==> flow/design.v <==
module segments_lut(input [4:0] score, output [13:0] segments);
    reg[13:0] seg;
    assign segments = seg;
    always @(score) begin
        case(score)
            5'd0  : seg = 14'b00000000111111;
            5'd1  : seg = 14'b00000000000011;
            5'd2  : seg = 14'b00000001101101;
            5'd3  : seg = 14'b00000001100111;
            5'd4  : seg = 14'b00000001010011;
            5'd5  : seg = 14'b00000001110110;
            5'd6  : seg = 14'b00000001111110;
            5'd7  : seg = 14'b00000000100011;
            5'd8  : seg = 14'b00000001111111;
            5'd9  : seg = 14'b00000001110111;
            5'd10 : seg = 14'b00000110111111;
            5'd11 : seg = 14'b00000110000011;
            5'd12 : seg = 14'b00000111101101;
            5'd13 : seg = 14'b00000111100111;
            5'd14 : seg = 14'b00000111010011;
            5'd15 : seg = 14'b00000111110110;
            5'd16 : seg = 14'b00000111111110;
            5'd17 : seg = 14'b00000110100011;
            5'd18 : seg = 14'b00000111111111;
            5'd19 : seg = 14'b00000111110111;
            5'd20 : seg = 14'b11011010111111;
            5'd21 : seg = 14'b11011010000011;
            5'd22 : seg = 14'b11011011101101;
            5'd23 : seg = 14'b11011011100111;
            5'd24 : seg = 14'b11011011010011;
            5'd25 : seg = 14'b11011011110110;
            5'd26 : seg = 14'b11011011111110;
            5'd27 : seg = 14'b11011010100011;
            5'd28 : seg = 14'b11011011111111;
            5'd29 : seg = 14'b11011011110111;
            5'd30 : seg = 14'b11001110111111;
            5'd31 : seg = 14'b11001110000011;
            default: seg = 7'b00000001111000;
        endcase
    end
endmodule
module video_encoder(input        clk, rst,
                                  bat_size,
                                  p1_win,
                                  p2_win,
                                  turn,
                                  start_state,
                     input [1:0]  mode,
                     input [4:0]  p1_score,
                                  p2_score,
                     input [9:0] p1_y,
                                  p2_y,
                                  ball_x,
                                  ball_y,
                                  x,
                                  y,
                     output       px_data);
    localparam LB = 20,     
               RB = 620,    
               TB = 20,     
               BB = 460,    
               thick = 6;  
    reg ML_ff , ML_nxt ,   
        FBL_ff, FBL_nxt,   
        FBR_ff, FBR_nxt,   
        SQ_ff , SQ_nxt ,   
        P1_ff , P1_nxt ,   
        P1F_ff, P1F_nxt,   
        P2_ff , P2_nxt ,   
        P2F_ff, P2F_nxt,   
        P2S_ff, P2S_nxt;   
    reg [5:0] size_ff, size_nxt;  
    wire [13:0] scl, scr;
    reg px_data_ff, px_data_nxt;
    assign px_data = px_data_ff;
    segments_lut segl(p1_score, scl);
    segments_lut segr(p2_score, scr);
    function automatic [2:0] column;
        input [9:0] tlx;
        input [6:0] size, size2, size3, size4, size5;
        begin
            if(x >= tlx && x < tlx + size) begin
                column = 0;
            end else
            if(x >= tlx + size && x < tlx + size2) begin
                column = 1;
            end else
            if(x >= tlx + size2 && x < tlx + size3) begin
                column = 2;
            end else
            if(x >= tlx + size3 && x < tlx + size4) begin
                column = 3;
            end else
            if(x >= tlx + size4 && x < tlx + size5) begin
                column = 4;
            end else column = 5;
        end
    endfunction
    function automatic letter_data;
        input [9:0] tlx, tly, x, y;
        input [4:0] letter;
        input [3:0] size;
        reg [0:29] seg;
        reg [6:0] size2, size3, size4, size5, size6;
        reg[2:0] col;
        letter_data = 1'b0;
        begin
            case(letter)
                5'd0  : seg = 30'b01110_10001_11111_10001_10001_10001;  
                5'd1  : seg = 30'b11110_10001_11110_10001_10001_11110;  
                5'd2  : seg = 30'b01110_10001_10000_10000_10001_01110;  
                5'd3  : seg = 30'b11110_10001_10001_10001_10001_11110;  
                5'd4  : seg = 30'b11111_10000_11100_10000_10000_11111;  
                5'd5  : seg = 30'b11111_10000_11100_10000_10000_10000;  
                5'd6  : seg = 30'b01110_10001_10000_10011_10001_01110;  
                5'd7  : seg = 30'b10001_10001_10001_11111_10001_10001;  
                5'd8  : seg = 30'b01110_00100_00100_00100_00100_01110;  
                5'd9  : seg = 30'b00010_00010_00010_00010_01010_00100;  
                5'd10 : seg = 30'b10001_10010_11100_10010_10001_10001;  
                5'd11 : seg = 30'b10000_10000_10000_10000_10000_11111;  
                5'd12 : seg = 30'b10001_11011_10101_10001_10001_10001;  
                5'd13 : seg = 30'b10001_11001_10101_10011_10001_10001;  
                5'd14 : seg = 30'b01110_10001_10001_10001_10001_01110;  
                5'd15 : seg = 30'b11110_10001_11110_10000_10000_10000;  
                5'd16 : seg = 30'b01100_10010_10010_10010_10010_01101;  
                5'd17 : seg = 30'b11110_10001_11110_10100_10010_10001;  
                5'd18 : seg = 30'b01111_10000_01110_00001_00001_11110;  
                5'd19 : seg = 30'b11111_00100_00100_00100_00100_00100;  
                5'd20 : seg = 30'b10001_10001_10001_10001_10001_01110;  
                5'd21 : seg = 30'b10001_10001_10001_01010_01010_00100;  
                5'd22 : seg = 30'b10001_10001_10001_10101_10101_01010;  
                5'd23 : seg = 30'b10001_01010_00100_01010_10001_10001;  
                5'd24 : seg = 30'b10001_01010_00100_00100_00100_00100;  
                5'd25 : seg = 30'b11111_00010_00100_01000_10000_11111;  
                5'd26 : seg = 30'b10000_10000_10000_10000_00000_10000;  
                5'd27 : seg = 30'b00100_01010_00010_00100_00000_00100;  
                5'd28 : seg = 30'b00000_00000_00000_00000_00000_00100;  
                5'd29 : seg = 30'b00000_00000_01110_00000_00000_00000;  
                5'd30 : seg = 30'b00100_01100_10100_00100_00100_00100;  
                5'd31 : seg = 30'b01110_10001_00010_00100_01000_11111;  
                default: seg = 30'b00000_00000_00000_00000_00000_00000;
            endcase
            size2 = size  + size;
            size3 = size2 + size;
            size4 = size3 + size;
            size5 = size4 + size;
            size6 = size5 + size;
            col = column(tlx, size, size2, size3, size4, size5);
            if(col != 5) begin
                if(y >= tly && y < tly + size ) begin
                    if(seg[col]) letter_data = 1'b1;
                end
                if(y >= tly + size  && y < tly + size2) begin
                    if(seg[5 + col]) letter_data = 1'b1;
                end
                if(y >= tly + size2 && y < tly + size3) begin
                    if(seg[10 + col]) letter_data = 1'b1;
                end
                if(y >= tly + size3 && y < tly + size4) begin
                    if(seg[15 + col]) letter_data = 1'b1;
                end
                if(y >= tly + size4 && y < tly + size5) begin
                    if(seg[20 + col]) letter_data = 1'b1;
                end
                if(y >= tly + size5 && y < tly + size6) begin
                    if(seg[25 + col]) letter_data = 1'b1;
                end
            end
        end
    endfunction
    always @* begin
        ML_nxt  = ML_ff ;
        FBL_nxt = FBL_ff;
        FBR_nxt = FBR_ff;
        SQ_nxt  = SQ_ff ;
        P1_nxt  = P1_ff ;
        P1F_nxt = P1F_ff;
        P2_nxt  = P2_ff ;
        P2F_nxt = P2F_ff;
        P2S_nxt = P2S_ff;
        size_nxt = size_ff;
        px_data_nxt = 1'b0;
        case(mode)
            2'b00 : begin  
                ML_nxt  = 1'b1;
                FBL_nxt = 1'b0;
                FBR_nxt = 1'b0;
                SQ_nxt  = 1'b0;
                P1_nxt  = 1'b1;
                P1F_nxt = 1'b0;
                P2_nxt  = 1'b1;
                P2F_nxt = 1'b0;
                P2S_nxt = 1'b0;
            end
            2'b01 : begin  
                ML_nxt  = 1'b1;
                FBL_nxt = 1'b1;
                FBR_nxt = 1'b1;
                SQ_nxt  = 1'b0;
                P1_nxt  = 1'b1;
                P1F_nxt = 1'b1;
                P2_nxt  = 1'b1;
                P2F_nxt = 1'b1;
                P2S_nxt = 1'b0;
            end
            2'b10 : begin  
                ML_nxt  = 1'b0;
                FBL_nxt = 1'b1;
                FBR_nxt = 1'b0;
                SQ_nxt  = 1'b1;
                P1_nxt  = 1'b0;
                P1F_nxt = 1'b1;
                P2_nxt  = 1'b0;
                P2F_nxt = 1'b0;
                P2S_nxt = 1'b1;
            end
            2'b11 : begin  
                ML_nxt  = 1'b0;
                FBL_nxt = 1'b1;
                FBR_nxt = 1'b0;
                SQ_nxt  = 1'b1;
                P1_nxt  = 1'b0;
                P1F_nxt = 1'b1;
                P2_nxt  = 1'b0;
                P2F_nxt = 1'b0;
                P2S_nxt = 1'b0;
            end
        endcase
        if(x >= LB && x < RB) begin
            if((y >= TB && y < TB + thick) || (y < BB && y >= BB - thick)) begin
                px_data_nxt = 1'b1;
            end
        end
        if(ML_ff) begin
            if(x >= 317 && x <= 323) begin
                if(   (y >= 36 && y < 46) ||
                      (y >= 56 && y < 66) ||
                      (y >= 76 && y < 86) ||
                    (y >=  96 && y < 106) ||
                    (y >= 116 && y < 126) ||
                    (y >= 136 && y < 146) ||
                    (y >= 156 && y < 166) ||
                    (y >= 176 && y < 186) ||
                    (y >= 196 && y < 206) ||
                    (y >= 216 && y < 226) ||
                    (y >= 235 && y < 245) ||
                    (y >= 254 && y < 264) ||
                    (y >= 274 && y < 284) ||
                    (y >= 294 && y < 304) ||
                    (y >= 314 && y < 324) ||
                    (y >= 334 && y < 344) ||
                    (y >= 354 && y < 364) ||
                    (y >= 374 && y < 384) ||
                    (y >= 394 && y < 404) ||
                    (y >= 414 && y < 424) ||
                    (y >= 434 && y < 444)
                ) begin
                    px_data_nxt = 1'b1;
                end
            end
        end
        if(FBL_ff) begin
            if(x >= LB && x < LB + thick) begin
                if((y >= TB && y < 130) || (y >= 350 && y < BB)) begin
                    px_data_nxt = 1'b1;
                end
            end
        end
        if(FBR_ff) begin
            if(x >= RB - thick && x < RB) begin
                if((y >= TB && y < 130) || (y >= 350 && y < BB)) begin
                    px_data_nxt = 1'b1;
                end
            end
        end
        if(SQ_ff) begin
            if(x >= LB && x < LB + thick) begin
                if(y >= 130 && y < 350) begin
                    px_data_nxt = 1'b1;
                end
            end
        end
        if(bat_size) begin
            size_nxt = 6'd15;
        end else begin
            size_nxt = 6'd25;
        end
        if(y >= p1_y - size_ff && y < p1_y + size_ff) begin
            if(P1_ff && x >= 40 && x < 46) begin
                px_data_nxt = 1'b1;
            end
            if(P1F_ff && x >= 484 && x < 490) begin
                px_data_nxt = 1'b1;
            end
        end
        if(y >= p2_y - size_ff && y < p2_y + size_ff) begin
            if(P2_ff && x >= 594 && x < 600) begin
                px_data_nxt = 1'b1;
            end
            if(P2F_ff && x >= 150 && x < 156) begin
                px_data_nxt = 1'b1;
            end
            if(P2S_ff && (x == 500 || x == 501 || x == 504 || x == 505)) begin
                px_data_nxt = 1'b1;
            end
        end
        if(x >= ball_x - 4 && x < ball_x + 4) begin
            if(y >= ball_y - 4 && y < ball_y + 4) begin
                px_data_nxt = 1'b1;
            end
        end
        if(x >= 282 && x < 300) begin
            if(y >= 50 && y <= 56) begin
                if(scl[5]) begin
                    px_data_nxt = 1'b1;
                end
            end
            if(y >= 62 && y <= 68) begin
                if(scl[6]) begin
                    px_data_nxt = 1'b1;
                end
            end
            if(y >= 74 && y <= 80) begin
                if(scl[2]) begin
                    px_data_nxt = 1'b1;
                end
            end
        end
        if(x >= 282 && x < 288) begin
            if(y >= 50 && y < 68) begin
                if(scl[4]) begin
                    px_data_nxt = 1'b1;
                end
            end
            if(y >= 62 && y < 80) begin
                if(scl[3]) begin
                    px_data_nxt = 1'b1;
                end
            end
        end
        if(x >= 294 && x < 300) begin
            if(y >= 50 && y < 68) begin
                if(scl[0]) begin
                    px_data_nxt = 1'b1;
                end
            end
            if(y >= 62 && y < 80) begin
                if(scl[1]) begin
                    px_data_nxt = 1'b1;
                end
            end
        end
        if(x >= 258 && x < 276) begin
            if(y >= 50 && y <= 56) begin
                if(scl[12]) begin
                    px_data_nxt = 1'b1;
                end
            end
            if(y >= 62 && y <= 68) begin
                if(scl[13]) begin
                    px_data_nxt = 1'b1;
                end
            end
            if(y >= 74 && y <= 80) begin
                if(scl[9]) begin
                    px_data_nxt = 1'b1;
                end
            end
        end
        if(x >= 258 && x < 264) begin
            if(y >= 50 && y < 68) begin
                if(scl[11]) begin
                    px_data_nxt = 1'b1;
                end
            end
            if(y >= 62 && y < 80) begin
                if(scl[10]) begin
                    px_data_nxt = 1'b1;
                end
            end
        end
        if(x >= 270 && x < 276) begin
            if(y >= 50 && y < 68) begin
                if(scl[7]) begin
                    px_data_nxt = 1'b1;
                end
            end
            if(y >= 62 && y < 80) begin
                if(scl[8]) begin
                    px_data_nxt = 1'b1;
                end
            end
        end
        if(x >= 340 && x < 358) begin
            if(y >= 50 && y <= 56) begin
                if(scr[12]) begin
                    px_data_nxt = 1'b1;
                end
            end
            if(y >= 62 && y <= 68) begin
                if(scr[13]) begin
                    px_data_nxt = 1'b1;
                end
            end
            if(y >= 74 && y <= 80) begin
                if(scr[9]) begin
                    px_data_nxt = 1'b1;
                end
            end
        end
        if(x >= 340 && x < 346) begin
            if(y >= 50 && y < 68) begin
                if(scr[11]) begin
                    px_data_nxt = 1'b1;
                end
            end
            if(y >= 62 && y < 80) begin
                if(scr[10]) begin
                    px_data_nxt = 1'b1;
                end
            end
        end
        if(x >= 352 && x < 358) begin
            if(y >= 50 && y < 68) begin
                if(scr[7]) begin
                    px_data_nxt = 1'b1;
                end
            end
            if(y >= 62 && y < 80) begin
                if(scr[8]) begin
                    px_data_nxt = 1'b1;
                end
            end
        end
        if(x >= 364 && x < 382) begin
            if(y >= 50 && y <= 56) begin
                if(scr[5]) begin
                    px_data_nxt = 1'b1;
                end
            end
            if(y >= 62 && y <= 68) begin
                if(scr[6]) begin
                    px_data_nxt = 1'b1;
                end
            end
            if(y >= 74 && y <= 80) begin
                if(scr[2]) begin
                    px_data_nxt = 1'b1;
                end
            end
        end
        if(x >= 364 && x < 370) begin
            if(y >= 50 && y < 68) begin
                if(scr[4]) begin
                    px_data_nxt = 1'b1;
                end
            end
            if(y >= 62 && y < 80) begin
                if(scr[3]) begin
                    px_data_nxt = 1'b1;
                end
            end
        end
        if(x >= 376 && x < 382) begin
            if(y >= 50 && y < 68) begin
                if(scr[0]) begin
                    px_data_nxt = 1'b1;
                end
            end
            if(y >= 62 && y < 80) begin
                if(scr[1]) begin
                    px_data_nxt = 1'b1;
                end
            end
        end
        if(mode == 2'b10) begin
            if(x >= 550  && x < 570 && y >= 50 && y < 70) px_data_nxt = letter_data(10'd550 , 10'd50, x, y, 5'd15, 4'd3);
            if(x >= 570  && x < 590 && y >= 50 && y < 70) begin
                if(!turn) begin
                    px_data_nxt = letter_data(10'd570 , 10'd50, x, y, 5'd30, 4'd3);
                end else begin
                    px_data_nxt = letter_data(10'd570 , 10'd50, x, y, 5'd31, 4'd3);
                end
            end                 
        end
        if(p1_win || p2_win) begin
            if(x >= 120 && x < 160 && y >= 190 && y < 240) px_data_nxt = letter_data(10'd120, 10'd190, x, y, 5'd24, 4'd6);
            if(x >= 160 && x < 200 && y >= 190 && y < 240) px_data_nxt = letter_data(10'd160, 10'd190, x, y, 5'd14, 4'd6);
            if(x >= 200 && x < 240 && y >= 190 && y < 240) px_data_nxt = letter_data(10'd200, 10'd190, x, y, 5'd20, 4'd6);
            if(p1_win) begin
                if(x >= 114 && x < 154 && y >= 240 && y < 290) px_data_nxt = letter_data(10'd114, 10'd240, x, y, 5'd22, 4'd6);
                if(x >= 154 && x < 194 && y >= 240 && y < 290) px_data_nxt = letter_data(10'd154, 10'd240, x, y, 5'd8,  4'd6);
                if(x >= 194 && x < 234 && y >= 240 && y < 290) px_data_nxt = letter_data(10'd194, 10'd240, x, y, 5'd13, 4'd6);
                if(x >= 234 && x < 274 && y >= 240 && y < 290) px_data_nxt = letter_data(10'd234, 10'd240, x, y, 5'd26, 4'd6);
            end else begin
                if(x >=  92 && x < 132 && y >= 240 && y < 290) px_data_nxt = letter_data(10'd92 , 10'd240, x, y, 5'd11, 4'd6);
                if(x >= 132 && x < 172 && y >= 240 && y < 290) px_data_nxt = letter_data(10'd132, 10'd240, x, y, 5'd14, 4'd6);
                if(x >= 172 && x < 212 && y >= 240 && y < 290) px_data_nxt = letter_data(10'd172, 10'd240, x, y, 5'd18, 4'd6);
                if(x >= 212 && x < 252 && y >= 240 && y < 290) px_data_nxt = letter_data(10'd212, 10'd240, x, y, 5'd4,  4'd6);
                if(x >= 252 && x < 292 && y >= 240 && y < 290) px_data_nxt = letter_data(10'd252, 10'd240, x, y, 5'd26, 4'd6);
            end
            if(mode != 2'b11) begin
                if(x >= 410 && x < 450 && y >= 190 && y < 240) px_data_nxt = letter_data(10'd410, 10'd190, x, y, 5'd24, 4'd6);
                if(x >= 450 && x < 490 && y >= 190 && y < 240) px_data_nxt = letter_data(10'd450, 10'd190, x, y, 5'd14, 4'd6);
                if(x >= 490 && x < 530 && y >= 190 && y < 240) px_data_nxt = letter_data(10'd490, 10'd190, x, y, 5'd20, 4'd6);
                if(p2_win) begin
                    if(x >= 404 && x < 444 && y >= 240 && y < 290) px_data_nxt = letter_data(10'd404, 10'd240, x, y, 5'd22, 4'd6);
                    if(x >= 444 && x < 484 && y >= 240 && y < 290) px_data_nxt = letter_data(10'd444, 10'd240, x, y, 5'd8,  4'd6);
                    if(x >= 484 && x < 524 && y >= 240 && y < 290) px_data_nxt = letter_data(10'd484, 10'd240, x, y, 5'd13, 4'd6);
                    if(x >= 524 && x < 564 && y >= 240 && y < 290) px_data_nxt = letter_data(10'd524, 10'd240, x, y, 5'd26, 4'd6);
                end else begin
                    if(x >= 382 && x < 422 && y >= 240 && y < 290) px_data_nxt = letter_data(10'd382, 10'd240, x, y, 5'd11, 4'd6);
                    if(x >= 422 && x < 462 && y >= 240 && y < 290) px_data_nxt = letter_data(10'd422, 10'd240, x, y, 5'd14, 4'd6);
                    if(x >= 462 && x < 502 && y >= 240 && y < 290) px_data_nxt = letter_data(10'd462, 10'd240, x, y, 5'd18, 4'd6);
                    if(x >= 502 && x < 542 && y >= 240 && y < 290) px_data_nxt = letter_data(10'd502, 10'd240, x, y, 5'd4,  4'd6);
                    if(x >= 542 && x < 582 && y >= 240 && y < 290) px_data_nxt = letter_data(10'd542, 10'd240, x, y, 5'd26, 4'd6);
                end
            end
        end
        if(start_state) begin
            if(x >= 70  && x < 85  && y >= 380 && y < 400) px_data_nxt = letter_data(10'd70 , 10'd380, x, y, 5'd15, 4'd2);
            if(x >= 85  && x < 100 && y >= 380 && y < 400) px_data_nxt = letter_data(10'd85 , 10'd380, x, y, 5'd17, 4'd2);
            if(x >= 100 && x < 115 && y >= 380 && y < 400) px_data_nxt = letter_data(10'd100, 10'd380, x, y, 5'd4 , 4'd2);
            if(x >= 115 && x < 130 && y >= 380 && y < 400) px_data_nxt = letter_data(10'd115, 10'd380, x, y, 5'd18, 4'd2);
            if(x >= 130 && x < 145 && y >= 380 && y < 400) px_data_nxt = letter_data(10'd130, 10'd380, x, y, 5'd18, 4'd2);
            if(x >= 160 && x < 175 && y >= 380 && y < 400) px_data_nxt = letter_data(10'd160, 10'd380, x, y, 5'd18, 4'd2);
            if(x >= 175 && x < 190 && y >= 380 && y < 400) px_data_nxt = letter_data(10'd175, 10'd380, x, y, 5'd19, 4'd2);
            if(x >= 190 && x < 205 && y >= 380 && y < 400) px_data_nxt = letter_data(10'd190, 10'd380, x, y, 5'd0 , 4'd2);
            if(x >= 205 && x < 220 && y >= 380 && y < 400) px_data_nxt = letter_data(10'd205, 10'd380, x, y, 5'd17, 4'd2);
            if(x >= 220 && x < 235 && y >= 380 && y < 400) px_data_nxt = letter_data(10'd220, 10'd380, x, y, 5'd19, 4'd2);
        end         
    end     
    always @(posedge clk or posedge rst) begin
        if(rst) begin
            ML_ff      <= 1'b0;
            FBL_ff     <= 1'b0;
            FBR_ff     <= 1'b0;
            SQ_ff      <= 1'b0;
            P1_ff      <= 1'b0;
            P1F_ff     <= 1'b0;
            P2_ff      <= 1'b0;
            P2F_ff     <= 1'b0;
            P2S_ff     <= 1'b0;
            size_ff    <= 6'd0;
            px_data_ff <= 1'b0;
        end else begin
            ML_ff      <= ML_nxt;
            FBL_ff     <= FBL_nxt;
            FBR_ff     <= FBR_nxt;
            SQ_ff      <= SQ_nxt;
            P1_ff      <= P1_nxt;
            P1F_ff     <= P1F_nxt;
            P2_ff      <= P2_nxt;
            P2F_ff     <= P2F_nxt;
            P2S_ff     <= P2S_nxt;
            size_ff    <= size_nxt;
            px_data_ff <= px_data_nxt;
        end
    end
endmodule
module color_module(
    input         clk, rst,
                  px_data,
                  enable,
    input   [1:0] mode,
    input  [9:0] x, y,
    output [29:0] color_data);
    reg [29:0] color_data_ff, color_data_nxt;
    assign color_data = color_data_ff;
    always @* begin
        color_data_nxt = color_data_ff;
        if(mode == 1'b00) begin  
            if(!px_data) begin
                color_data_nxt = 30'b1101000000_0101000000_0011000000;
            end else color_data_nxt = 30'b1111111111_1111111111_1111111111;
        end else if(mode == 1'b01) begin  
            if(!px_data) begin
                if(x > 0   && x <  80 ||
                   x > 160 && x < 240 ||
                   x > 320 && x < 400 ||
                   x > 480 && x < 560) begin
                    color_data_nxt = 30'b0010000000_1000000000_0010000000;
                   end else color_data_nxt = 30'b0000000000_0110000000_0000000000;
            end else color_data_nxt = 30'b1111111111_1111111111_1111111111;
        end else begin  
            if(!px_data) begin
                if(x % 10 == 0) begin  
                    color_data_nxt = 30'b1010000000_0110000000_0010000000;
                end else color_data_nxt = 30'b1100000000_1000000000_0100000000;  
                if((x/10)%2) begin  
                    if(y == 120 || y == 240 || y == 360) begin
                        color_data_nxt = 30'b1010000000_0110000000_0010000000;
                    end
                end else begin
                    if(y == 60 || y == 180 || y == 300 || y == 420) begin
                        color_data_nxt = 30'b1010000000_0110000000_0010000000;
                    end
                end
            end else color_data_nxt = 30'b1111111111_1111111111_1111111111;
        end
    end
    always @(posedge clk or posedge rst) begin
        if(rst) begin
            color_data_ff <= 30'b0000000000_0000000000_0000000000;
        end else if(enable) begin
            color_data_ff <= color_data_nxt;
        end else if(px_data) begin
            color_data_ff <= 30'b1111111111_1111111111_1111111111;
        end else begin
            color_data_ff <= 1'b0000000000_0000000000_0000000000;
        end
    end
endmodule
`timescale 1ns/1ns
module vga_controller(input clk, px_en, rst, input[29:0] px_data, output[9:0] px_h, px_v, 
                        output[9:0] RED, GRN, BLU, output HSYNC, VSYNC);
    reg hs_ff, hs_nxt, vs_ff, vs_nxt;
    reg[9:0] hcount_ff, hcount_nxt;
    reg[9:0] vcount_ff, vcount_nxt;
    wire[11:0] h_total = 12'd800, v_total = 12'd525;
    wire[9:0] h_data = 10'd640, v_data = 10'd480;
    wire[7:0] h_fp = 8'd16, h_bp = 8'd48, h_pw = 8'd96, v_fp = 8'd10, v_bp = 8'd33, v_pw = 8'd2;
    wire polarity = 1'b1;
    assign RED = (hcount_ff < h_data && vcount_ff < v_data) ? px_data[29:20] : 10'd0;
    assign GRN = (hcount_ff < h_data && vcount_ff < v_data) ? px_data[19:10] : 10'd0;
    assign BLU = (hcount_ff < h_data && vcount_ff < v_data) ? px_data[9:0]   : 10'd0;
    assign HSYNC = hs_ff;
    assign VSYNC = vs_ff;
    assign px_h = hcount_ff < h_data ? hcount_ff : 1'b0;
    assign px_v = vcount_ff < v_data ? vcount_ff : 1'b0;
    always @* begin
        hs_nxt = hs_ff;
        vs_nxt = vs_ff;
        hcount_nxt = hcount_ff + 10'd1;
        vcount_nxt = vcount_ff;
        if(hcount_ff == h_total - 1) begin
            hcount_nxt = 10'd0;
            vcount_nxt = vcount_ff + 10'd1;
        end
        if(hcount_ff == h_data + h_fp - 1) begin
            hs_nxt = !polarity;
        end
        if(hcount_ff == h_data + h_fp + h_pw - 1) begin
            hs_nxt = polarity;
        end
        if(vcount_ff == v_total - 1) begin
            vcount_nxt = 10'd0;
        end
        if(vcount_ff == v_data + v_fp - 1) begin
            vs_nxt = !polarity;
        end
        if(vcount_ff == v_data + v_fp + v_pw - 1) begin
            vs_nxt = polarity;
        end
    end
    always @(posedge clk or posedge rst) begin
        if(rst) begin
            hs_ff <= 1'b1;
            vs_ff <= 1'b1;
            hcount_ff <= 10'd0;
            vcount_ff <= 10'd0;
        end else if(px_en) begin
            hs_ff <= hs_nxt;
            vs_ff <= vs_nxt;
            hcount_ff <= hcount_nxt;
            vcount_ff <= vcount_nxt;
        end
    end
endmodule
module clk_divider(input clk, rst, output px_clk);
    reg px_clk_ff, px_clk_nxt;
    assign px_clk = px_clk_ff;
    always @* begin
        px_clk_nxt = ~px_clk_ff;
    end
    always @(posedge clk or posedge rst) begin
        if(rst) begin
            px_clk_ff <= 1'b0;
        end else begin
            px_clk_ff <= px_clk_nxt;
        end
    end
endmodule
module adc_reader(input clk, rst, input[8:0] adc, output sel, output[9:0] p1_y, p2_y);
    reg[9:0] p1_ff, p1_nxt, p2_ff, p2_nxt;
    reg sel_ff, sel_nxt;
    reg[4:0] counter_ff, counter_nxt;  
    assign p1_y = p1_ff;
    assign p2_y = p2_ff;
    assign sel = sel_ff;
    always @* begin
        sel_nxt = sel_ff;
        p1_nxt = p1_ff;
        p2_nxt = p2_ff;
        counter_nxt = counter_ff + 5'd1;
        if(!counter_ff) begin
            sel_nxt = sel_ff + 1'b1;  
            if(sel_ff) begin
                p2_nxt[8:0] = adc;
                p2_nxt[9] = 1'b0;
            end else begin
                p1_nxt[8:0] = adc;
                p1_nxt[9] = 1'b0;
            end
        end
    end
    always @(posedge clk or posedge rst) begin
        if(rst) begin
            p1_ff <= 9'd240;
            p2_ff <= 9'd240;
            sel_ff <= 1'b0;
            counter_ff <= 5'd1;
        end else begin
            p1_ff <= p1_nxt;
            p2_ff <= p2_nxt;
            sel_ff <= sel_nxt;
            counter_ff <= counter_nxt;
        end
    end
endmodule
module paddle_controller(input clk, rst, p, m, bat_size, output[9:0] p2_y);
    reg [3:0] counter_ff, counter_nxt;  
    reg [9:0] p2_ff, p2_nxt;
    assign p2_y = p2_ff;
    always @* begin
        p2_nxt = p2_ff;
        counter_nxt = counter_ff + 4'd1;
        if(!counter_ff) begin
            if(!p) begin
                p2_nxt = p2_ff + 10'd1;
            end
            if(!m) begin
                p2_nxt = p2_ff - 10'd1;
            end
        end
        if(bat_size) begin
            if(p2_ff < 10'd40)  p2_nxt = 10'd40;
            if(p2_ff > 10'd440) p2_nxt = 10'd440;
        end else begin
            if(p2_ff < 10'd50)  p2_nxt = 10'd50;
            if(p2_ff > 10'd430) p2_nxt = 10'd430;
        end
    end
    always @(posedge clk or posedge rst) begin
        if(rst) begin
            p2_ff <= 10'd240;
            counter_ff <= 4'd1;
        end else begin
            p2_ff <= p2_nxt;
            counter_ff <= counter_nxt;
        end
    end
endmodule
module heading_detect(input clk, rst, input [9:0] x, y, output xh, yh);
    reg xh_ff, xh_nxt, yh_ff, yh_nxt;
    reg [9:0] x_ff, x_nxt, y_ff, y_nxt;
    assign xh = xh_ff;
    assign yh = yh_ff;
    always @* begin
        x_nxt = x;
        y_nxt = y;
        if(x < x_ff)
            xh_nxt = 1'b0;
        else if(x > x_ff)
            xh_nxt = 1'b1;
        else  xh_nxt = xh_ff;
        if(y < y_ff)
            yh_nxt = 1'b0;
        else if(y > y_ff)
            yh_nxt = 1'b1;
        else  yh_nxt = yh_ff;
    end
    always @(posedge clk or posedge rst) begin
        if(rst) begin
            xh_ff <= 1'b1;
            yh_ff <= 1'b1;
            x_ff <= 10'd60;
            y_ff <= 10'd60;
        end else begin
            xh_ff <= xh_nxt;
            yh_ff <= yh_nxt;
            x_ff <= x_nxt;
            y_ff <= y_nxt;
        end
    end
endmodule
module auto_player(
    input clk, rst, en,
          turn, hit, wall,   
          start_state, 
          hard_mode,         
          xh, yh,            
    input [1:0] mode,        
    input [9:0] bx, by, py,  
    output p, m              
);
reg p_ff, p_nxt,  
    m_ff, m_nxt;  
reg [4:0] err_count_ff, err_count_nxt;
reg [5:0] error_ff, error_nxt;
reg wall_ff, wall_nxt;
assign p = p_ff;
assign m = m_ff;
always @* begin
    p_nxt = p_ff;
    m_nxt = m_ff;
    err_count_nxt = err_count_ff;
    error_nxt = error_ff;
    wall_nxt = wall_ff;
    if(!hard_mode) begin
        if(hit || (mode == 2'b10 && wall)) err_count_nxt = err_count_ff + 5'd1;
    end else err_count_nxt = 1'b0;
    if(start_state) begin
        wall_nxt = 1'b0;
    end
    if(wall) begin
        wall_nxt = 1'b1;
    end
    case(err_count_ff)
        5'd0  : error_nxt = 6'd0;
        5'd1  : error_nxt = 6'd5;
        5'd2  : error_nxt = 6'd26;
        5'd3  : error_nxt = 6'd29;
        5'd4  : error_nxt = 6'd0;
        5'd5  : error_nxt = 6'd30;
        5'd6  : error_nxt = 6'd26;
        5'd7  : error_nxt = 6'd28;
        5'd8  : error_nxt = 6'd5;
        5'd9  : error_nxt = 6'd7;
        5'd10 : error_nxt = 6'd40;
        5'd11 : error_nxt = 6'd26;
        5'd12 : error_nxt = 6'd24;
        5'd13 : error_nxt = 6'd19;
        5'd14 : error_nxt = 6'd29;
        5'd15 : error_nxt = 6'd26;
        5'd16 : error_nxt = 6'd31;
        5'd17 : error_nxt = 6'd5;
        5'd18 : error_nxt = 6'd28;
        5'd19 : error_nxt = 6'd31;
        5'd20 : error_nxt = 6'd27;
        5'd21 : error_nxt = 6'd0;
        5'd22 : error_nxt = 6'd17;
        5'd23 : error_nxt = 6'd31;
        5'd24 : error_nxt = 6'd26;
        5'd25 : error_nxt = 6'd27;
        5'd26 : error_nxt = 6'd26;
        5'd27 : error_nxt = 6'd28;
        5'd28 : error_nxt = 6'd31;
        5'd29 : error_nxt = 6'd34;
        5'd30 : error_nxt = 6'd8;
        5'd31 : error_nxt = 6'd26;
        default: error_nxt = 6'd0;
    endcase
    if((mode == 2'b00 && xh) || (mode == 2'b01 && wall_ff) || (mode == 2'b10 && turn)) begin  
            if(py < by - error_ff) begin
                p_nxt = 1'b0;
                m_nxt = 1'b1;
            end else if(py > by + error_ff) begin
                p_nxt = 1'b1;
                m_nxt = 1'b0;
            end else begin
                p_nxt = 1'b1;
                m_nxt = 1'b1;
            end
    end else begin  
        p_nxt = 1'b1;
        m_nxt = 1'b1; 
    end
end
always @(posedge clk or posedge rst) begin
    if(rst) begin
        p_ff <= 1'b0;
        m_ff <= 1'b0;
        err_count_ff <= 5'd0;
        error_ff <= 6'd0;
        wall_ff <= 1'b0;
    end else if(en) begin
        p_ff <= p_nxt;
        m_ff <= m_nxt;
        err_count_ff <= err_count_nxt;
        error_ff <= error_nxt;
        wall_ff <= wall_nxt;
    end else begin
        p_ff <= 1'b1;
        m_ff <= 1'b1;
    end
end
endmodule
module sound_output(input clk, rst, hit, wall, goal, output sound);
    reg hit_ff , wall_ff , goal_ff,
        hit_nxt, wall_nxt, goal_nxt,
        sound_ff, sound_nxt;
    reg [12:0] counter_ff, counter_nxt;  
    reg [5:0] pulse_ff, pulse_nxt;  
    assign sound = sound_ff;
    always @* begin
        counter_nxt = counter_ff + 13'd1;
        hit_nxt = hit_ff;
        wall_nxt = wall_ff;
        goal_nxt = goal_ff;
        sound_nxt = sound_ff;
        pulse_nxt = 6'd1;
        if(hit) hit_nxt = 1'b1;
        if(wall) wall_nxt = 1'b1;
        if(goal) goal_nxt = 1'b1;
        if(hit || wall || goal) counter_nxt = 13'b1;
        if(!counter_ff) begin
            hit_nxt = 1'b0;
            wall_nxt = 1'b0;
            goal_nxt = 1'b0;
        end
        if(hit_ff || wall_ff || goal_ff) begin
            pulse_nxt = pulse_ff + 6'd1;
            if(hit_ff) begin
                if(pulse_ff == 6'd25)
                    pulse_nxt = 6'd0;
            end
            if(wall_ff) begin
                if(pulse_ff == 6'd50)
                    pulse_nxt = 6'd0;
            end
            if(goal_ff) begin
                if(pulse_ff == 6'd13)
                    pulse_nxt = 6'd0;
            end
            if(!pulse_ff) begin
                sound_nxt = ~sound_ff;
            end
        end else sound_nxt = 1'b0;
    end
    always @(posedge clk or posedge rst) begin
        if(rst) begin
            counter_ff <= 13'd0;
            hit_ff <= 1'b0;
            wall_ff <= 1'b0;
            goal_ff <= 1'b0;
            sound_ff <= 1'b0;
            pulse_ff <= 6'd1;
        end else begin
            counter_ff <= counter_nxt;
            hit_ff <= hit_nxt;
            wall_ff <= wall_nxt;
            goal_ff <= goal_nxt;
            sound_ff <= sound_nxt;
            pulse_ff <= pulse_nxt;
        end
    end
endmodule
module game_controller( input clk, rst,     
                        input  [9:0] p1_in,        
                                      p2_in,       
                        input  [1:0]  mode,        
                                      max_score,   
                        input         ball_speed,  
                                      serve_type,  
                                      angle,       
                                      bat_size,    
                                      restart,     
                                      start,       
                        output        p1_win,      
                                      p2_win,      
                                      turn,        
                                      start_state, 
                                      hit,         
                                      wall,        
                                      goal,        
                        output [1:0]  mode_out,    
                        output [4:0]  p1_score,    
                                      p2_score,    
                        output [9:0]  ball_x,      
                                      ball_y);     
    localparam[1:0] START = 2'b00,
                    GAME  = 2'b01,
                    SERVE = 2'b10,
                    ENDG  = 2'b11;
    reg [1:0] state_ff, state_nxt;
    reg [1:0] mode_ff, mode_nxt;
    reg start_state_ff;
    reg hit_ff, hit_nxt, wall_ff, wall_nxt, goal_ff, goal_nxt;
    reg [9:0] x_ff, x_nxt, y_ff, y_nxt;  
    reg xh_ff, xh_nxt, yh_ff, yh_nxt;     
    reg [3:0] counter_ff, counter_nxt;   
    reg mini_counter_ff, mini_counter_nxt;
    reg ball_en_ff, ball_en_nxt;
    reg [4:0] rand_pos_ff, rand_pos_nxt;
    reg [1:0] move_counter_ff, move_counter_nxt;
    reg [4:0] p1_score_ff, p1_score_nxt, p2_score_ff, p2_score_nxt;  
    reg turn_ff, turn_nxt;  
    reg [4:0] win_score;
    reg win1_ff, win1_nxt, win2_ff, win2_nxt;
    reg [4:0] bat;
    assign mode_out = mode_ff;
    assign start_state = start_state_ff;
    assign hit = hit_ff;
    assign wall = wall_ff;
    assign goal = goal_ff;
    assign p1_win = win1_ff;
    assign p2_win = win2_ff;
    assign turn = turn_ff;
    assign p1_score = p1_score_ff;
    assign p2_score = p2_score_ff;
    assign ball_x = x_ff;
    assign ball_y = y_ff;
    function [1:0] angles;
        input [4:0] pos;
        case(pos)
            5'd0  : angles = 2'd0;
            5'd1  : angles = 2'd1;
            5'd2  : angles = 2'd2;
            5'd3  : angles = 2'd1;
            5'd4  : angles = 2'd2;
            5'd5  : angles = 2'd0;
            5'd6  : angles = 2'd0;
            5'd7  : angles = 2'd2;
            5'd8  : angles = 2'd1;
            5'd9  : angles = 2'd0;
            5'd10 : angles = 2'd1;
            5'd11 : angles = 2'd0;
            5'd12 : angles = 2'd1;
            5'd13 : angles = 2'd2;
            5'd14 : angles = 2'd2;
            5'd15 : angles = 2'd0;
            5'd16 : angles = 2'd2;
            5'd17 : angles = 2'd1;
            5'd18 : angles = 2'd2;
            5'd19 : angles = 2'd0;
            5'd20 : angles = 2'd0;
            5'd21 : angles = 2'd2;
            5'd22 : angles = 2'd1;
            5'd23 : angles = 2'd0;
            5'd24 : angles = 2'd1;
            5'd25 : angles = 2'd0;
            5'd26 : angles = 2'd2;
            5'd27 : angles = 2'd1;
            5'd28 : angles = 2'd1;
            5'd29 : angles = 2'd0;
            5'd30 : angles = 2'd0;
            5'd31 : angles = 2'd2;
            default : angles = 2'd0;
        endcase
    endfunction
    always @* begin
        state_nxt = state_ff;
        mode_nxt = mode_ff;
        hit_nxt = 1'b0;
        wall_nxt = 1'b0;
        goal_nxt = 1'b0;
        p1_score_nxt = p1_score_ff;
        p2_score_nxt = p2_score_ff;
        turn_nxt = turn_ff;
        win1_nxt = win1_ff;
        win2_nxt = win2_ff;
        counter_nxt = counter_ff + 4'd1;
        mini_counter_nxt = mini_counter_ff;
        move_counter_nxt = move_counter_ff;
        rand_pos_nxt = rand_pos_ff;
        x_nxt = x_ff;
        y_nxt = y_ff;
        xh_nxt = xh_ff;
        yh_nxt = yh_ff;
        ball_en_nxt = ball_en_ff;
        case(state_ff)
            START : begin
                mode_nxt = mode;
                p1_score_nxt = 5'b0;
                p2_score_nxt = 5'b0;
                win1_nxt = 1'b0;
                win2_nxt = 1'b0;
                x_nxt = 10'd60;
                y_nxt = 10'd60;
                xh_nxt = 1'b1;
                yh_nxt = 1'b1;
                ball_en_nxt = 1'b0;
                turn_nxt = 1'b0;
                if(start) state_nxt = GAME;
            end
            GAME  : begin
                ball_en_nxt = 1'b1;
            end
            SERVE : begin
                ball_en_nxt = 1'b0;
                if(p1_score_ff >= win_score || p2_score_ff >= win_score) begin
                    state_nxt = ENDG;
                    if(p1_score_ff > p2_score_ff)
                        win1_nxt = 1'b1;
                    else win2_nxt = 1'b1;
                end else if(serve_type) state_nxt = GAME;
            end
            ENDG  : begin
                ball_en_nxt = 1'b1;
                if(restart) state_nxt = START;
            end
        endcase
        if(!counter_ff) begin
            mini_counter_nxt = mini_counter_ff + 1'b1;
        end
        if((!mini_counter_ff || ball_speed) && !counter_ff && ball_en_ff) begin
            move_counter_nxt = move_counter_ff + 1'b1;
            if(xh_ff) begin  
                x_nxt = x_ff + 10'd1;
            end else begin
                x_nxt = x_ff - 10'd1;
            end
            if(!angle || move_counter_ff == angles(rand_pos_ff)) begin
                move_counter_nxt = 2'b00;
                if(yh_ff) begin
                    y_nxt = y_ff + 10'd1;
                end else begin
                    y_nxt = y_ff - 10'd1;
                end
            end
        end
        case(mode_ff)
            2'b00 : begin  
                if(x_ff <= 10'd15) begin
                    xh_nxt = 1'b1;
                    x_nxt = 10'd160;
                    p2_score_nxt = p2_score_ff + 5'd1;
                    if(state_ff == GAME) state_nxt = SERVE;
                    goal_nxt = 1'b1;
                end
                if(x_ff >= 10'd625) begin
                    xh_nxt = 1'b0;
                    x_nxt = 10'd480;
                    p1_score_nxt = p1_score_ff + 5'd1;
                    if(state_ff == GAME) state_nxt = SERVE;
                    goal_nxt = 1'b1;
                end
            end
            2'b01 : begin  
                if(x_ff <= 10'd30) begin
                    if(!(y_ff >= 10'd134 && y_ff <= 10'd344)) begin
                        xh_nxt = 1'b1;
                        x_nxt = 10'd31;
                        wall_nxt = 1'b1;
                    end else if(x_ff <= 10'd15) begin
                        xh_nxt = 1'b1;
                        x_nxt = 10'd160;
                        p2_score_nxt = p2_score_ff + 5'd1;
                        if(state_ff == GAME) state_nxt = SERVE;
                        goal_nxt = 1'b1;
                    end
                end
                if(x_ff >= 10'd610) begin
                    if(!(y_ff >= 10'd134 && y_ff <= 10'd344)) begin
                        xh_nxt = 1'b0;
                        x_nxt = 10'd609;
                        wall_nxt = 1'b1;
                    end else if(x_ff >= 10'd625) begin
                        xh_nxt = 1'b0;
                        x_nxt = 10'd480;
                        p1_score_nxt = p1_score_ff + 5'd1;
                        if(state_ff == GAME) state_nxt = SERVE;
                        goal_nxt = 1'b1;
                    end
                end
            end
            2'b10 : begin  
                if(x_ff <= 10'd30) begin
                    xh_nxt = 1'b1;
                    x_nxt = 10'd31;
                    rand_pos_nxt = rand_pos_ff + 2'd1;
                    wall_nxt = 1'b1;
                end
                if(x_ff >= 625) begin
                    x_nxt = 10'd100;
                    goal_nxt = 1'b1;
                    if(turn_ff) begin
                        p1_score_nxt = p1_score_ff + 5'd1;
                        if(state_ff == GAME) state_nxt = SERVE;
                    end else begin
                        p2_score_nxt = p2_score_ff + 5'd1;
                        if(state_ff == GAME) state_nxt = SERVE;
                    end
                end
            end
            2'b11 : begin  
                if(x_ff <= 10'd30) begin
                    xh_nxt = 1'b1;
                    x_nxt = 10'd31;
                    rand_pos_nxt = rand_pos_ff + 2'd1;
                    wall_nxt = 1'b1;
                end
                if(x_ff >= 10'd625) begin
                    x_nxt = 10'd100;
                    p2_score_nxt = p2_score_ff + 5'd1;
                    if(state_ff == GAME) state_nxt = SERVE;
                    goal_nxt = 1'b1;
                end
            end
        endcase
        if(mode_ff== 2'b00 || mode_ff== 2'b01) begin  
            if(x_ff >= 10'd40 && x_ff < 10'd49 && y_ff >= p1_in - 4 - bat && y_ff <= p1_in + 4 + bat) begin
                xh_nxt = 1'b1;
                x_nxt = 10'd50;
                rand_pos_nxt = rand_pos_ff + 2'd1;
                hit_nxt = 1'b1;
            end
            if(x_ff >= 10'd591 && x_ff < 10'd600 && y_ff >= p2_in - 4 - bat && y_ff <= p2_in + 4 + bat) begin
                xh_nxt = 1'b0;
                x_nxt = 10'd590;
                rand_pos_nxt = rand_pos_ff + 2'd1;
                hit_nxt = 1'b1;
            end
        end
        if(mode_ff== 2'b01) begin  
            if(x_ff >= 10'd484 && x_ff < 10'd494 && y_ff >= p1_in - 4 - bat && y_ff <= p1_in + 4 + bat) begin
                xh_nxt = 1'b1;
                x_nxt = 10'd495;
                rand_pos_nxt = rand_pos_ff + 2'd1;
                hit_nxt = 1'b1;
                if(y_ff < 10'd240) begin
                    yh_nxt = 1'b1;
                end else begin
                    yh_nxt = 1'b0;
                end
            end
            if(x_ff >= 10'd146 && x_ff < 10'd156 && y_ff >= p2_in - 4 - bat && y_ff <= p2_in + 4 + bat) begin
                xh_nxt = 1'b0;
                x_nxt = 10'd145;
                rand_pos_nxt = rand_pos_ff + 2'd1;
                hit_nxt = 1'b1;
                if(y_ff < 10'd240) begin
                    yh_nxt = 1'b1;
                end else begin
                    yh_nxt = 1'b0;
                end
            end
        end
        if(mode_ff== 2'b10) begin  
            if(x_ff >= 10'd496 && x_ff < 10'd506 && y_ff >= p2_in - 4 - bat && y_ff <= p2_in + 4 + bat && turn_ff) begin
                xh_nxt = 1'b0;
                x_nxt = 10'd479;
                rand_pos_nxt = rand_pos_ff + 2'd1;
                turn_nxt = turn_ff + 1'b1;
                hit_nxt = 1'b1;
            end
        end
        if(mode_ff== 2'b10 || mode_ff== 2'b11) begin  
            if(x_ff >= 10'd480 && x_ff < 10'd490 && y_ff >= p1_in - 4 - bat && y_ff <= p1_in + 4 + bat && !turn_ff) begin
                xh_nxt = 1'b0;
                x_nxt = 10'd479;
                rand_pos_nxt = rand_pos_ff + 2'd1;
                if(mode == 2'b10) turn_nxt = turn_ff + 1'b1;
                if(mode_ff== 2'b11) begin
                    p1_score_nxt = p1_score_ff + 5'd1;
                    if(p1_score_ff >= max_score) state_nxt = SERVE;
                end
                hit_nxt = 1'b1;
            end
        end
        if(y_ff <= 10'd30) begin
            yh_nxt = 1'b1;
            y_nxt = 10'd31;
            wall_nxt = 1'b1;
        end
        if(y_ff >= 10'd450) begin
            yh_nxt = 1'b0;
            y_nxt = 10'd445;
            wall_nxt = 1'b1;
        end
    end
    always @(posedge clk or posedge rst) begin
        if(rst) begin 
            state_ff <= START;
            mode_ff <= 2'b00;
            start_state_ff <= 1'b0;
            hit_ff <= 1'b0;
            wall_ff <= 1'b0;
            goal_ff <= 1'b0;
            p1_score_ff <= 5'd0;
            p2_score_ff <= 5'd0;
            turn_ff <= 1'b0;
            win_score <= 5'd10;
            win1_ff <= 1'b0;
            win2_ff <= 1'b0;
            counter_ff <= 4'd1;
            mini_counter_ff <= 1'b1;
            move_counter_ff <= 1'b1;
            rand_pos_ff <= 5'd0;
            x_ff <= 10'd60;
            y_ff <= 10'd60;
            xh_ff <= 1'b1;
            yh_ff <= 1'b1;
            ball_en_ff <= 1'b0;
            bat <= 5'd25;
        end else begin
            state_ff <= state_nxt;
            mode_ff <= mode_nxt;
            if(state_ff != ENDG) begin
                p1_score_ff <= p1_score_nxt;
                p2_score_ff <= p2_score_nxt;
            end
            if(state_ff == START)
                start_state_ff <= 1'b1;
            else start_state_ff <= 1'b0;
            if(state_ff != ENDG) begin
                hit_ff <= hit_nxt;
                wall_ff <= wall_nxt;
                goal_ff <= goal_nxt;
            end else begin
                hit_ff <= 1'b0;
                wall_ff <= 1'b0;
                goal_ff <= 1'b0;
            end
            win1_ff <= win1_nxt;
            win2_ff <= win2_nxt;
            turn_ff <= turn_nxt;
            counter_ff <= counter_nxt;
            mini_counter_ff <= mini_counter_nxt;
            move_counter_ff <= move_counter_nxt;
            rand_pos_ff <= rand_pos_nxt;
            x_ff <= x_nxt;
            y_ff <= y_nxt;
            xh_ff <= xh_nxt;
            yh_ff <= yh_nxt;
            ball_en_ff <= ball_en_nxt;
            if(bat_size) begin
                bat <= 5'd15;
            end else begin
                bat <= 5'd25;
            end
            case(max_score)
            2'b00 : win_score <= 5'd10;
            2'b01 : win_score <= 5'd15;
            2'b10 : win_score <= 5'd20;
            2'b11 : win_score <= 5'd30;
        endcase
        end
    end
endmodule
module top(input clk, rst, ball_speed, serve_type, angle, bat_size, restart, start, en_color, auto, hard_mode, input[3:0] mode, max_score, input[8:0] adc, output sel, size, output sound, output [9:0] RED, GRN, BLU, output HSYNC, VSYNC, px_clk, blank);
    wire [9:0] x, y, p1_y, p2_y, bx, by;
    reg [9:0] p2_y_ff;
    wire px_data_out;
    wire [29:0] px_data_in;
    wire [4:0] score1, score2;
    wire p1_win, p2_win, turn, start_state, hit, wall, goal;
    wire p2p, p2m, xh, yh;
    wire [1:0] game_mode;
    reg[1:0] mode_in, score_in;
    wire [9:0] ap2_y, pp2_y;
    assign blank = 1'b1;
    assign size = bat_size;
    assign p2_y = p2_y_ff;
    always @(posedge clk) begin
        if(auto) p2_y_ff <= ap2_y;
        else p2_y_ff <= pp2_y;
    end
    always @(posedge clk or posedge rst) begin
        if(rst) begin
            mode_in <= 2'b00;
            score_in <= 2'b00;
        end else begin
        if(mode[0]) mode_in <= 2'b00;
        if(mode[1]) mode_in <= 2'b01;
        if(mode[2]) mode_in <= 2'b10;
        if(mode[3]) mode_in <= 2'b11;
        if(max_score[0]) score_in <= 2'b00;
        if(max_score[1]) score_in <= 2'b01;
        if(max_score[2]) score_in <= 2'b10;
        if(max_score[3]) score_in <= 2'b11;
        end
    end
    paddle_controller pctrl(clk, rst, p2p, p2m, bat_size, ap2_y);
    heading_detect heading_detect(clk, rst, bx, by, xh, yh);
    auto_player auto_player(clk, rst, auto, turn, hit, wall, start_state, hard_mode, xh, yh, game_mode, bx, by, ap2_y, p2p, p2m);
    adc_reader adc_reader(clk, rst, adc, sel, p1_y, pp2_y);
    clk_divider clk_divider(clk, rst, px_clk);
    sound_output sound_output(clk, rst, hit, wall, goal, sound);
    game_controller game_controller(clk, rst, p1_y, p2_y, mode_in, score_in, ball_speed, serve_type, angle, bat_size, restart, start, p1_win, p2_win, turn, start_state, hit, wall, goal, game_mode, score1, score2, bx, by);
    video_encoder video_encoder(clk, rst, bat_size, p1_win, p2_win, turn, start_state, game_mode, score1, score2, p1_y, p2_y, bx, by, x, y, px_data_out);
    color_module color_module(clk, rst, px_data_out, en_color, game_mode, x, y, px_data_in);
    vga_controller vga_controller(clk, ~px_clk, rst, px_data_in, x, y, RED, GRN, BLU, HSYNC, VSYNC);
endmodule
# --- Tool chain data of top ---
# Tool output for the design above before and after an edit, in the order of the flow.
# "before" refers to lines of the RTL above, "after" to lines of the edited file.
# "delta" is "after" less "before", of the values as shown.
# Operators carry their Yosys type and port widths (W data, S select, Z words).
design:
  design: "top"
  clk_port: "clk"
  lib: "sky130hd"
  lib_corner: "tt_025C_1v80"

# --- Edit of the RTL ---
# Unified diff, file above to edited file.
# The edit is scripted: it alters the design's behaviour and was not made to optimise anything.
# begin of diff
@@ -775,13 +775,12 @@
             xh_ff <= 1'b1;
             yh_ff <= 1'b1;
-            x_ff <= 10'd60;
             y_ff <= 10'd60;
         end else begin
             xh_ff <= xh_nxt;
             yh_ff <= yh_nxt;
-            x_ff <= x_nxt;
             y_ff <= y_nxt;
         end
     end
+    always @(*) x_ff = x_nxt;
 endmodule
 module auto_player(
# end of diff

# --- Word level ---
# Source: Yosys, flattened and elaborated, memories not mapped. Widths are those after wreduce. Registers that Yosys merges into a memory's read port (data or address) are not register bits. Print and check cells do not count.
# Memory sizes are those after Yosys's memory passes, which may raise the word count (mostly to a power of two), join words into wider ones and drop unused or constant bits.
classes:
  columns: ["element", "before", "after", "delta"]
  rows:
  - ["n_mux", 1408, 1408, 0]
  - ["n_shift", 222, 222, 0]
  - ["div_mod_pow", 2, 2, 0]
  - ["equal", 75, 75, 0]
  - ["reduce_and_logical", 444, 444, 0]
  - ["add_sub_neg", 446, 446, 0]
  - ["compare", 516, 516, 0]
  - ["n_logic", 4, 4, 0]
ops:
  columns: ["operator", "before", "after", "delta"]
  rows:
  - ["$mux W1", 903, 903, 0]
  - ["$logic_and A1 B1 Y1", 358, 358, 0]
  - ["$mux W3", 250, 250, 0]
  - ["$shiftx A30 B32 Y1", 222, 222, 0]
  - ["$sub A5 B32 Y32 const A", 185, 185, 0]
  - ["$mux W30", 113, 113, 0]
  - ["$ge A10 B8 Y1 const B", 83, 83, 0]
  - ["$lt A10 B8 Y1 const B", 83, 83, 0]
  - ["$lt A10 B9 Y1 const B", 76, 76, 0]
  - ["$add A4 B3 Y5 const A", 74, 74, 0]
  - ["$add A5 B3 Y6 const A", 74, 74, 0]
  - ["$ge A10 B9 Y1 const B", 74, 74, 0]
# The list need not be complete.
word_totals:
  columns: ["element", "before", "after", "delta"]
  rows:
  - ["word_cells", 3178, 3177, -1]
  - ["output_inout_bits", 37, 37, 0]
  - ["memories", 4, 4, 0]
  - ["inputBits", 28, 28, 0]
  - ["romBits", 1088, 1088, 0]
  - ["register_bits", 224, 214, -10]
  - ["clocked_rd_ports_x_width", 6, 6, 0]
memory_table:
  columns: ["element", "before", "after"]
  rows:
  - ["memory_list", "32x13 r1 w0; 32x13 r1 w0; 32x6 r1 w0; 32x2 r1 w0", "32x13 r1 w0; 32x13 r1 w0; 32x6 r1 w0; 32x2 r1 w0"]

# --- Depth ---
# Depth = most cells in a row (Yosys ltp): at word level without a register or memory, in the mapped netlist without a sequential cell, where the memories' decode and read muxes count.
depth:
  columns: ["element", "before", "after", "delta"]
  rows:
  - ["word_depth", 153, 153, 0]
  - ["ABC_AREA", "1", "1", null]
  - ["depth_mapped", 69, 67, -2]

# --- After synthesis ---
# Source: synth_stat.txt of the flow (Yosys; design flattened, memories mapped). It holds for the ABC_AREA given above (unset counts as 0); a run with the other value may have another netlist.
by_type:
  columns: ["cell_type", "before", "after", "delta"]
  rows:
  - ["sky130_fd_sc_hd__o21ai_0", 560, 524, -36]
  - ["sky130_fd_sc_hd__nand3_1", 502, 473, -29]
  - ["sky130_fd_sc_hd__inv_2", 61, 39, -22]
  - ["sky130_fd_sc_hd__o21ai_1", 48, 29, -19]
  - ["sky130_fd_sc_hd__inv_1", 1138, 1125, -13]
  - ["sky130_fd_sc_hd__o21a_1", 30, 17, -13]
  - ["sky130_fd_sc_hd__a21oi_1", 420, 409, -11]
  - ["sky130_fd_sc_hd__o31ai_1", 34, 45, 11]
  - ["sky130_fd_sc_hd__or2_2", 22, 33, 11]
  - ["sky130_fd_sc_hd__ha_1", 865, 855, -10]
# The list need not be complete.
mapped:
  columns: ["element", "before", "after", "delta"]
  rows:
  - ["mapped_cells", 7446, 7288, -158]
  - ["sequential_area_um2", 5127.4, 4845.9, -281.5]
  - ["yosys_area_um2", 47256.6, 46263.1, -993.5]
  - ["ff_cells", 205, 194, -11]

# --- Worst setup path after synthesis ---
# Path of least setup slack by OpenSTA after synthesis, without wires, with an ideal clock, recovery checks aside; 20% of the period is set as input and as output delay. Where synthesis merged equal registers, the netlist keeps one of their names.
synth_path:
  columns: ["element", "before", "after", "delta"]
  rows:
  - ["kind", "register -> register", "register -> register", null]
  - ["from", "reg vga_controller.hcount_ff[7]", "reg vga_controller.hcount_ff[8]", null]
  - ["to", "reg video_encoder.px_data_ff", "reg video_encoder.px_data_ff", null]
  - ["path_delay_ns", 5.893, 5.861, -0.032]
  - ["driving_pins", 67, 67, 0]
  - ["arrival_ns", 5.770, 5.784, 0.014]
  - ["setup_slack_ns", 4.107, 4.139, 0.032]
  - ["n_path_buf", 2, 3, 1]
  - ["launch_ns", 0.000, 0.000, 0.000]
  - ["tclk_ns", 10.0, 10.0, 0.0]
  - ["setup_time_ns", 0.123, 0.077, -0.046]
  - ["required_time_ns", 9.877, 9.923, 0.046]
  - ["synth_period_reached_ns", 5.893, 5.861, -0.032]
# "path_delay_ns" = arrival - input delay + setup time.
# "driving_pins": output pins that drive a net of the path, with the launching flip-flop's if there is one; two outputs of one cell count as two.
# "synth_period_reached_ns" = period - worst setup slack (recovery checks aside). The figure is calculated, with input and output delays left at 20% of the set period.
# Between the ends stands the longest chain of elaborated cells between them, by number of cells; it is not shown to be the way that was timed. Of several equally long chains one is given.
# Each line given opens the expression or statement behind the cell; cells for indexed reads and writes are added by Yosys, which also makes memories of some case tables.
synth_between_before:
  cell_sequence: "sky130_fd_sc_hd__dfrtp_1 > sky130_fd_sc_hd__buf_4 > sky130_fd_sc_hd__o21ai_4 > sky130_fd_sc_hd__nand2_2 > sky130_fd_sc_hd__buf_2 > sky130_fd_sc_hd__nor2_1 > sky130_fd_sc_hd__o21ai_0 > sky130_fd_sc_hd__nand2_1 > (+51 left out) > sky130_fd_sc_hd__nand2_1 > sky130_fd_sc_hd__nand2_1 > sky130_fd_sc_hd__nand2_1 > sky130_fd_sc_hd__nand2_1 > sky130_fd_sc_hd__nand2_1 > sky130_fd_sc_hd__nand2_1 > sky130_fd_sc_hd__nand2_1 > sky130_fd_sc_hd__a21oi_1"
  elab_chain_len: 134
synth_rtl_before:
  columns: ["element", "line", "rtl"]
  rows:
  - ["start, declared", 618, "reg[9:0] hcount_ff, hcount_nxt;"]
  - ["start, assigned", 660, "hcount_ff <= 10'd0;"]
  - ["start, assigned", 665, "hcount_ff <= hcount_nxt;"]
  - ["$lt A10 B10 Y1", 629, "assign px_h = hcount_ff < h_data ? hcount_ff : 1'b0;"]
  - ["$mux W10", 629, null]
  - ["$ge A10 B5 Y1", 229, "if(x >= LB && x < RB) begin"]
  - ["$logic_and A1 B1 Y1", 229, null]
  - ["(+127 left out)", null, null]
  - ["$mux W1", 529, "if(x >= 205 && x < 220 && y >= 380 && y < 400) px_data_nxt = letter_data(10'd205, 10'd380, x, y, 5'd17, 4'd2);"]
  - ["$mux W1", 530, "if(x >= 220 && x < 235 && y >= 380 && y < 400) px_data_nxt = letter_data(10'd220, 10'd380, x, y, 5'd19, 4'd2);"]
  - ["$mux W1", 520, "if(start_state) begin"]
  - ["end, assigned", 545, "px_data_ff <= 1'b0;"]
  - ["end, assigned", 557, "px_data_ff <= px_data_nxt;"]
  - ["end, declared", 74, "reg px_data_ff, px_data_nxt;"]
synth_between_after:
  cell_sequence: "sky130_fd_sc_hd__dfrtp_1 > sky130_fd_sc_hd__buf_4 > sky130_fd_sc_hd__o21ai_4 > sky130_fd_sc_hd__buf_6 > sky130_fd_sc_hd__nand3_2 > sky130_fd_sc_hd__buf_6 > sky130_fd_sc_hd__inv_2 > sky130_fd_sc_hd__nand2_1 > (+51 left out) > sky130_fd_sc_hd__nand2_1 > sky130_fd_sc_hd__nand2_1 > sky130_fd_sc_hd__nand2_1 > sky130_fd_sc_hd__nand2_1 > sky130_fd_sc_hd__nand2_1 > sky130_fd_sc_hd__nand2_1 > sky130_fd_sc_hd__nand2_1 > sky130_fd_sc_hd__a21oi_1"
  elab_chain_len: 134
synth_rtl_after:
  columns: ["element", "line", "rtl"]
  rows:
  - ["start, declared", 618, "reg[9:0] hcount_ff, hcount_nxt;"]
  - ["start, assigned", 660, "hcount_ff <= 10'd0;"]
  - ["start, assigned", 665, "hcount_ff <= hcount_nxt;"]
  - ["$lt A10 B10 Y1", 629, "assign px_h = hcount_ff < h_data ? hcount_ff : 1'b0;"]
  - ["$mux W10", 629, null]
  - ["$ge A10 B5 Y1", 229, "if(x >= LB && x < RB) begin"]
  - ["$logic_and A1 B1 Y1", 229, null]
  - ["(+127 left out)", null, null]
  - ["$mux W1", 529, "if(x >= 205 && x < 220 && y >= 380 && y < 400) px_data_nxt = letter_data(10'd205, 10'd380, x, y, 5'd17, 4'd2);"]
  - ["$mux W1", 530, "if(x >= 220 && x < 235 && y >= 380 && y < 400) px_data_nxt = letter_data(10'd220, 10'd380, x, y, 5'd19, 4'd2);"]
  - ["$mux W1", 520, "if(start_state) begin"]
  - ["end, assigned", 545, "px_data_ff <= 1'b0;"]
  - ["end, assigned", 557, "px_data_ff <= px_data_nxt;"]
  - ["end, declared", 74, "reg px_data_ff, px_data_nxt;"]

# --- Path in the finished layout ---
# Path of least setup slack in the final report of each run of pair A (OpenROAD, finished layout, wires in). Where an end is a register, its clock arrival counts in the times.
layout_path:
  columns: ["element", "before", "after", "delta"]
  rows:
  - ["kind", "register -> register", "register -> register", null]
  - ["from", "reg vga_controller.hcount_ff[7]", "reg vga_controller.hcount_ff[7]", null]
  - ["to", "reg video_encoder.px_data_ff", "reg video_encoder.px_data_ff", null]
  - ["arrival_ns", 8.45, 8.39, -0.06]
  - ["driving_pins", 56, 58, 2]
  - ["required_time_ns", 9.04, 8.97, -0.07]
  - ["launch_ns", 0.54, 0.48, -0.06]
  - ["n_path_buf", 2, 1, -1]
  - ["tclk_ns", 8.61, 8.61, 0.00]
  - ["setup_slack_ns", 0.59, 0.58, -0.01]
  - ["setup_time_ns", 0.13, 0.12, -0.01]
# Between the ends stands the longest chain of elaborated cells between them, by number of cells; it is not shown to be the way that was timed. Of several equally long chains one is given.
layout_between_before:
  cell_sequence: "sky130_fd_sc_hd__dfrtp_1 > sky130_fd_sc_hd__o21ai_4 > sky130_fd_sc_hd__buf_4 > sky130_fd_sc_hd__nand2_4 > sky130_fd_sc_hd__clkinv_2 > sky130_fd_sc_hd__nand2_4 > sky130_fd_sc_hd__nand2_2 > sky130_fd_sc_hd__a21oi_1 > (+40 left out) > sky130_fd_sc_hd__nand2_1 > sky130_fd_sc_hd__nand2_1 > sky130_fd_sc_hd__nand2_1 > sky130_fd_sc_hd__nand2_1 > sky130_fd_sc_hd__nand2_1 > sky130_fd_sc_hd__nand2_1 > sky130_fd_sc_hd__nand2_1 > sky130_fd_sc_hd__a21oi_1"
  elab_chain_len: 134
layout_rtl_before:
  columns: ["element", "line", "rtl"]
  rows:
  - ["start, declared", 618, "reg[9:0] hcount_ff, hcount_nxt;"]
  - ["start, assigned", 660, "hcount_ff <= 10'd0;"]
  - ["start, assigned", 665, "hcount_ff <= hcount_nxt;"]
  - ["$lt A10 B10 Y1", 629, "assign px_h = hcount_ff < h_data ? hcount_ff : 1'b0;"]
  - ["$mux W10", 629, null]
  - ["$ge A10 B5 Y1", 229, "if(x >= LB && x < RB) begin"]
  - ["$logic_and A1 B1 Y1", 229, null]
  - ["(+127 left out)", null, null]
  - ["$mux W1", 529, "if(x >= 205 && x < 220 && y >= 380 && y < 400) px_data_nxt = letter_data(10'd205, 10'd380, x, y, 5'd17, 4'd2);"]
  - ["$mux W1", 530, "if(x >= 220 && x < 235 && y >= 380 && y < 400) px_data_nxt = letter_data(10'd220, 10'd380, x, y, 5'd19, 4'd2);"]
  - ["$mux W1", 520, "if(start_state) begin"]
  - ["end, assigned", 545, "px_data_ff <= 1'b0;"]
  - ["end, assigned", 557, "px_data_ff <= px_data_nxt;"]
  - ["end, declared", 74, "reg px_data_ff, px_data_nxt;"]
layout_between_after:
  cell_sequence: "sky130_fd_sc_hd__dfrtp_1 > sky130_fd_sc_hd__nand2_2 > sky130_fd_sc_hd__nor2_2 > sky130_fd_sc_hd__nand2_1 > sky130_fd_sc_hd__inv_1 > sky130_fd_sc_hd__nand2_1 > sky130_fd_sc_hd__nand2_1 > sky130_fd_sc_hd__a21oi_1 > (+42 left out) > sky130_fd_sc_hd__nand2_1 > sky130_fd_sc_hd__nand2_1 > sky130_fd_sc_hd__nand2_1 > sky130_fd_sc_hd__nand2_1 > sky130_fd_sc_hd__nand2_1 > sky130_fd_sc_hd__nand2_1 > sky130_fd_sc_hd__nand2_1 > sky130_fd_sc_hd__a21oi_1"
  elab_chain_len: 134
layout_rtl_after:
  columns: ["element", "line", "rtl"]
  rows:
  - ["start, declared", 618, "reg[9:0] hcount_ff, hcount_nxt;"]
  - ["start, assigned", 660, "hcount_ff <= 10'd0;"]
  - ["start, assigned", 665, "hcount_ff <= hcount_nxt;"]
  - ["$lt A10 B10 Y1", 629, "assign px_h = hcount_ff < h_data ? hcount_ff : 1'b0;"]
  - ["$mux W10", 629, null]
  - ["$ge A10 B5 Y1", 229, "if(x >= LB && x < RB) begin"]
  - ["$logic_and A1 B1 Y1", 229, null]
  - ["(+127 left out)", null, null]
  - ["$mux W1", 529, "if(x >= 205 && x < 220 && y >= 380 && y < 400) px_data_nxt = letter_data(10'd205, 10'd380, x, y, 5'd17, 4'd2);"]
  - ["$mux W1", 530, "if(x >= 220 && x < 235 && y >= 380 && y < 400) px_data_nxt = letter_data(10'd220, 10'd380, x, y, 5'd19, 4'd2);"]
  - ["$mux W1", 520, "if(start_state) begin"]
  - ["end, assigned", 545, "px_data_ff <= 1'b0;"]
  - ["end, assigned", 557, "px_data_ff <= px_data_nxt;"]
  - ["end, declared", 74, "reg px_data_ff, px_data_nxt;"]

# --- Flow runs ---
# Runs of the flow (Yosys, OpenROAD) on both versions; the two runs of a pair have the same settings. The constraints put input and output delay at 20% of the set period each and load the outputs with 0.01 pF.
flow_settings_pair_A:
  ABC_AREA: 1
  CORE_UTILIZATION: 40
  PLACE_DENSITY: 0.6
  period_ns: 8.61
  CAP_MARGIN: 20
  CORE_MARGIN: 2
  SLEW_MARGIN: 20
results_pair_A:
  columns: ["element", "before", "after", "delta"]
  rows:
  - ["hold_ws_ns", 0.440, 0.425, -0.015]
  - ["layout_utilization_pct", 43.0, 43.2, 0.2]
  - ["final_die_area_um2", 120906.0, 118394.0, -2512.0]
  - ["ws_setup_ns", 0.589, 0.580, -0.009]
  - ["layout_stdcell_area_um2", 50592.3, 49475.0, -1117.3]
  - ["setup_tns_ns", 0.000, 0.000, 0.000]
  - ["post_synth_area_um2", 47256.6, 46263.1, -993.5]
  - ["total_power_uw", 3600, 4431, 831]
  - ["period_reached_ns", 8.021, 8.030, 0.009]
# By "period_reached_ns" is meant the clock period of the run minus its worst setup slack. This is arithmetic on one report: input and output delays are still those of the set period (20% each).
# "total_power_uw" is the tool's figure for a default switching activity; nothing was simulated.
